==> flow/design.v <==
module apb_dut (
  input  wire        PSEL,
  input  wire        PENABLE,
  input  wire [31:0] PADDR,
  input  wire        PWRITE,
  input  wire [31:0] PWDATA,
  input  wire        PCLK,
  input  wire        PRESET,
  output reg  [31:0] PRDATA,
  output reg         PREADY,
  output reg         PSLVERR
);
  parameter IDLE   = 2'b00;
  parameter SETUP  = 2'b01;
  parameter ACCESS = 2'b10;
  reg [1:0] ps, ns;  
  reg [31:0] mem [31:0];  
  reg        mem_we;      
  always @(posedge PCLK) begin
    if (PRESET) begin
      ps <= IDLE;
    end else begin
      ps <= ns;
    end
  end
  always @(posedge PCLK) begin
    if (mem_we) begin
      mem[PADDR[4:0]] <= PWDATA;
    end
  end
  always @(*) begin
    ns      = ps;
    PREADY  = 1'b0;  
    PSLVERR = 1'b0;  
    mem_we  = 1'b0;
    PRDATA  = mem[PADDR[4:0]];
    case (ps)
      IDLE: begin
        if (PSEL == 1'b1 && PENABLE == 1'b0) begin
          ns = SETUP;
        end else begin
          ns = IDLE;
        end
      end
      SETUP: begin
        if (PSEL == 1'b1 && PENABLE == 1'b1) begin
          ns     = ACCESS;
          PREADY = 1'b1;  
          if (PADDR >= 32) begin  
            PSLVERR = 1'b1;
          end else begin
            if (PWRITE) begin
              mem_we = 1'b1;
            end
          end
        end else if (PSEL == 1'b1 && PENABLE == 1'b0) begin
          ns = SETUP;
        end else begin
          ns = IDLE;
        end
      end
      ACCESS: begin
        PREADY = 1'b1;  
        if (PADDR >= 32) begin
          PSLVERR = 1'b1;
        end
        if (PSEL == 1'b1 && PENABLE == 1'b0) begin
          ns = SETUP;
        end else if (PSEL == 1'b0 && PENABLE == 1'b0) begin
          ns = IDLE;
        end else begin
          ns = IDLE;
        end
      end
      default: ns = IDLE;
    endcase
  end
endmodule
# --- Reports on apb_dut ---
# Tool output for the design above, in the order of the flow.
# Lines are those of the file above, counted from 1.
inputs:
  top_module: "apb_dut"
  clock_port: "PCLK"
  cell_library: "sky130hd"
  lib_corner: "tt_025C_1v80"

# --- Word level ---
# Source: Yosys, flattened and elaborated, memories not mapped. Widths are those after wreduce; folded enables and synchronous resets count as part of the registers. Registers that Yosys merges into a memory's read port (data or address) are not register bits. Print and check cells do not count. Equal cells are merged and count once.
# Memory sizes are those after Yosys's memory passes, which may raise the word count (mostly to a power of two), join words into wider ones and drop unused or constant bits.
classes:
  reduce_logical: 4
  n_eq: 2
  mul: 0
  div_mod_pow: 0
  cmp: 1
  bitwise: 1
  n_addsub: 0
  shift: 0
  mux: 15
ops:
  columns: ["cell", "count"]
  rows:
  - [">= comparator 32 x 6 -> 1 bit with constant B", 1]
  - ["two-way mux 32 bit", 1]
  - ["two-way mux 1 bit", 9]
  - ["two-way mux 5 bit", 1]
  - ["case mux 2 bit (select 2 bit)", 1]
  - ["case mux 1 bit (select 2 bit)", 2]
  - ["logical AND 1 bit", 2]
  - ["== test 2 x 1 -> 1 bit with constant B", 1]
  - ["== test 2 bit with constant B", 1]
  - ["logical NOT 2 bit", 1]
  - ["OR reduction 2 bit", 1]
  - ["two-way mux 2 bit", 1]
  - ["NOT 1 bit", 1]
bits:
  ff_bits: 2
  n_memories: 1
  elab_cells: 25
  inputBits: 69
  clocked_rd_ports_x_width: 0
  mem_bits_rw: 1024
  mem_bits_ro: 0
  latchBits: 0
memory_table:
  columns: ["memory", "words", "word_bits", "rd", "wr", "line_no", "source"]
  rows:
  - ["mem", 32, 32, 1, 1, 17, "reg [31:0] mem [31:0];"]

# --- Longest topological paths ---
# Depth = most cells in a row (Yosys ltp): at word level without a register or memory, in the mapped netlist without a sequential cell, where the memories' decode and read muxes count.
depth:
  ltp_word: 5
  ABC_AREA: 0
  ltp_mapped: 8
  ltp_nobuf: 4

# --- Mapped cells and area ---
# The flow's flattened synthesis, as Yosys stat reports it; memories are mapped. The netlist is that of the ABC_AREA named above (0 if unset); the other value can give another one.
synth_totals:
  flip_flops: 1026
  stdcells: 2099
  mapped_area_mm2: 0.0391926
  seq_area_mm2: 0.0307895
  n_buf: 132
types:
  columns: ["type", "count", "type_area_um2"]
  rows:
  - ["sky130_fd_sc_hd__edfxtp_1", 1024, 3.07E+04]
  - ["sky130_fd_sc_hd__mux2i_1", 512, 5.12E+03]
  - ["sky130_fd_sc_hd__o22ai_1", 256, 1.6E+03]
  - ["sky130_fd_sc_hd__nor4_1", 69, 431.664]
  - ["sky130_fd_sc_hd__buf_2", 71, 355.341]
  - ["sky130_fd_sc_hd__clkbuf_1", 58, 217.709]
  - ["sky130_fd_sc_hd__nand2_1", 34, 127.622]
  - ["sky130_fd_sc_hd__nor3_1", 23, 115.11]
  - ["sky130_fd_sc_hd__nor3_2", 10, 100.096]
  - ["sky130_fd_sc_hd__nand4bb_1", 6, 67.565]
  - ["sky130_fd_sc_hd__dfxtp_1", 2, 40.038]
  - ["sky130_fd_sc_hd__or4b_1", 4, 40.038]
  - ["sky130_fd_sc_hd__nand4b_1", 4, 35.034]
  - ["sky130_fd_sc_hd__buf_6", 3, 33.782]
  - ["sky130_fd_sc_hd__nand3b_1", 3, 22.522]
  - ["sky130_fd_sc_hd__nand2b_1", 3, 18.768]
  - ["sky130_fd_sc_hd__or3b_2", 2, 17.517]
  - ["sky130_fd_sc_hd__nand3_1", 3, 15.014]
# Not listed: further types 9, cells in them 12.

# --- Worst setup path after synthesis ---
# OpenSTA on the mapped netlist: ideal clock, no wires. The path of least setup slack (recovery checks aside). Input and output delay are each 20% of the period. Register names are those of the netlist, which keeps one name where synthesis merged equal registers.
synth_timing:
  path_kind: "input-to-reg"
  start: "input PADDR[19]"
  end: "memory mem[4][0]"
  clock_period_ns: 4.2
  path_delay_ns: 3.845
  input_delay_ns: 0.840
  required_ns: 3.739
  path_slack_ns: -0.485
  setup_time_ns: 0.461
  launch_ns: 0.840
  path_buffers: 2
  t_arrival_ns: 4.224
  stages: 6
  period_less_setup_slack_ns: 4.685
# "path_delay_ns" is the arrival time less input delay plus setup time.
# "stages": output pins that drive a net of the path, with the launching flip-flop's if there is one; two outputs of one cell count as two.
# "period_less_setup_slack_ns" = period - worst setup slack (recovery checks aside). The figure is calculated, with input and output delays left at 20% of the set period.
# Between the ends stands the longest chain of elaborated cells between them, by number of cells; it is not shown to be the way that was timed. Of several equally long chains one is given.
# A line is the first line of the expression or statement that the cell stems from. Yosys adds cells for indexed reads and writes and turns some case tables into memories.
# Only ways into the end's enable, where the timed path ends, are counted here.
synth_via:
  path_cell_list: "sky130_fd_sc_hd__nor4_1 > sky130_fd_sc_hd__nand4_1 > sky130_fd_sc_hd__or4_1 > sky130_fd_sc_hd__buf_2 > sky130_fd_sc_hd__buf_6 > sky130_fd_sc_hd__nor3_1"
  elab_chain_cells: 5
  cone_cells: 6
  classes_between: "1 x compare; 5 x mux"
synth_lines:
  columns: ["item", "line_no", "source"]
  rows:
  - ["from (decl)", 4, "input  wire [31:0] PADDR,"]
  - [">= comparator 32 x 6 -> 1 bit", 49, "if (PADDR >= 32) begin"]
  - ["two-way mux 1 bit", 49, null]
  - ["two-way mux 1 bit", 46, "if (PSEL == 1'b1 && PENABLE == 1'b1) begin"]
  - ["two-way mux 1 bit", 37, "case (ps)"]
  - ["two-way mux 5 bit", 27, "if (mem_we) begin"]
  - ["to (decl)", 17, "reg [31:0] mem [31:0];"]

# --- Timing after layout ---
# Path of least setup slack in the final report of run 1 (OpenROAD, finished layout, wires in). Where an end is a register, its clock arrival counts in the times.
layout_timing:
  path_kind: "input-to-output"
  start: "input PADDR[0]"
  end: "output PRDATA[17]"
  clock_period_ns: 4.19
  path_slack_ns: -0.03
  required_ns: 3.35
  launch_ns: 0.84
  t_arrival_ns: 3.38
  input_delay_ns: 0.84
  stages: 9
  path_buffers: 5
# Between the ends stands the longest chain of elaborated cells between them, by number of cells; it is not shown to be the way that was timed. Of several equally long chains one is given.
# The chain passes a memory read, where the word-level depth is cut; so it can be longer than that depth.
layout_via:
  path_cell_list: "sky130_fd_sc_hd__clkdlybuf4s50_1 > sky130_fd_sc_hd__buf_12 > sky130_fd_sc_hd__or4b_4 > sky130_fd_sc_hd__buf_12 > sky130_fd_sc_hd__buf_4 > sky130_fd_sc_hd__o22ai_1 > sky130_fd_sc_hd__nor4_2 > sky130_fd_sc_hd__nand2_1 > sky130_fd_sc_hd__clkdlybuf4s50_1"
  elab_chain_cells: 1
  cone_cells: 1
  cone_lines: 1
  classes_between: "1 x memory"
layout_lines:
  columns: ["item", "line_no", "source"]
  rows:
  - ["from (decl)", 4, "input  wire [31:0] PADDR,"]
  - ["memory (32 x 32 bit)", 17, "reg [31:0] mem [31:0];"]
  - ["to (decl)", 9, "output reg  [31:0] PRDATA,"]

Add stored flow runs of apb_dut

3 stored runs of apb_dut in the flow (synthesis by Yosys, layout by OpenROAD, sky130hd cells), in arbitrary order. Constraints: input delay and output delay 20% of the set period each, output load 0.01 pF.
"total_power_mw" is the tool's figure for a default switching activity; nothing was simulated.

--- run 1 ---
==> flow/run.sh <==
#!/bin/bash
# the make line also repeats the synthesis and layout settings of config.mk as NAME=value (left out here)
make -C /OpenROAD-flow-scripts/flow DESIGN_CONFIG=/design/flow/config.mk WORK_HOME=/design/flow/orfs CLKGATE_MAP_FILE= finish
==> flow/config.mk <==
export PLATFORM = sky130hd
export DESIGN_NAME = apb_dut
export DESIGN_NICKNAME = apb_dut
export VERILOG_FILES = /design/flow/design.v
export SDC_FILE = /design/flow/constraint.sdc
export NUM_CORES = 4
export LEC_CHECK = 0
export CAP_MARGIN = 20
export CORE_MARGIN = 2
export CORE_UTILIZATION = 40
export SETUP_SLACK_MARGIN = -0.07
export SLEW_MARGIN = 20
==> flow/constraint.sdc <==
create_clock -name core_clock -period 4.19 [get_ports {PCLK}]
set_input_delay 0.8380 -clock core_clock [delete_from_list [all_inputs] [get_ports {PCLK}]]
set_output_delay 0.8380 -clock core_clock [all_outputs]
set_load 0.01 [all_outputs]

==> results, as YAML <==
results:
  finalUtil_frac: 0.49
  layout_stdcell_area_mm2: 0.0474768
  tns_ns: -0.045
  hold_ws_ns: 0.526
  synthesis_area_mm2: 0.0391926
  total_power_mw: 21.341
  ws_setup_ns: -0.027
  design.die.area_mm2: 0.100502

--- run 2 ---
==> flow/run.sh <==
#!/bin/bash
# the make line also repeats the synthesis and layout settings of config.mk as NAME=value (left out here)
make -C /OpenROAD-flow-scripts/flow DESIGN_CONFIG=/design/flow/config.mk WORK_HOME=/design/flow/orfs CLKGATE_MAP_FILE= finish
==> flow/config.mk <==
export PLATFORM = sky130hd
export DESIGN_NAME = apb_dut
export DESIGN_NICKNAME = apb_dut
export VERILOG_FILES = /design/flow/design.v
export SDC_FILE = /design/flow/constraint.sdc
export NUM_CORES = 4
export LEC_CHECK = 0
export CAP_MARGIN = 20
export CORE_MARGIN = 2
export CORE_UTILIZATION = 34
export SLEW_MARGIN = 20
==> flow/constraint.sdc <==
create_clock -name core_clock -period 4.19 [get_ports {PCLK}]
set_input_delay 0.8380 -clock core_clock [delete_from_list [all_inputs] [get_ports {PCLK}]]
set_output_delay 0.8380 -clock core_clock [all_outputs]
set_load 0.01 [all_outputs]

==> results, as YAML <==
results:
  tns_ns: 0.000
  hold_ws_ns: 0.519
  design.die.area_mm2: 0.118003
  ws_setup_ns: 0.074
  synthesis_area_mm2: 0.0391926
  finalUtil_frac: 0.419
  total_power_mw: 21.031
  layout_stdcell_area_mm2: 0.047931

--- run 3 ---
==> flow/run.sh <==
#!/bin/bash
# the make line also repeats the synthesis and layout settings of config.mk as NAME=value (left out here)
make -C /OpenROAD-flow-scripts/flow DESIGN_CONFIG=/design/flow/config.mk WORK_HOME=/design/flow/orfs CLKGATE_MAP_FILE= finish
==> flow/config.mk <==
export PLATFORM = sky130hd
export DESIGN_NAME = apb_dut
export DESIGN_NICKNAME = apb_dut
export VERILOG_FILES = /design/flow/design.v
export SDC_FILE = /design/flow/constraint.sdc
export NUM_CORES = 4
export LEC_CHECK = 0
export ABC_AREA = 1
export CAP_MARGIN = 35
export CORE_MARGIN = 5
export CORE_UTILIZATION = 38
export CTS_CLUSTER_DIAMETER = 115
export GPL_ROUTABILITY_DRIVEN = 1
export HOLD_SLACK_MARGIN = 0.24
export SLEW_MARGIN = 40
==> flow/constraint.sdc <==
create_clock -name core_clock -period 4.2 [get_ports {PCLK}]
set_input_delay 0.8400 -clock core_clock [delete_from_list [all_inputs] [get_ports {PCLK}]]
set_output_delay 0.8400 -clock core_clock [all_outputs]
set_load 0.01 [all_outputs]

==> results, as YAML <==
results:
  tns_ns: 0.000
  synthesis_area_mm2: 0.0425608
  hold_ws_ns: 0.532
  total_power_mw: 21.810
  ws_setup_ns: 0.148
  layout_stdcell_area_mm2: 0.0496439
  finalUtil_frac: 0.447
  design.die.area_mm2: 0.118794
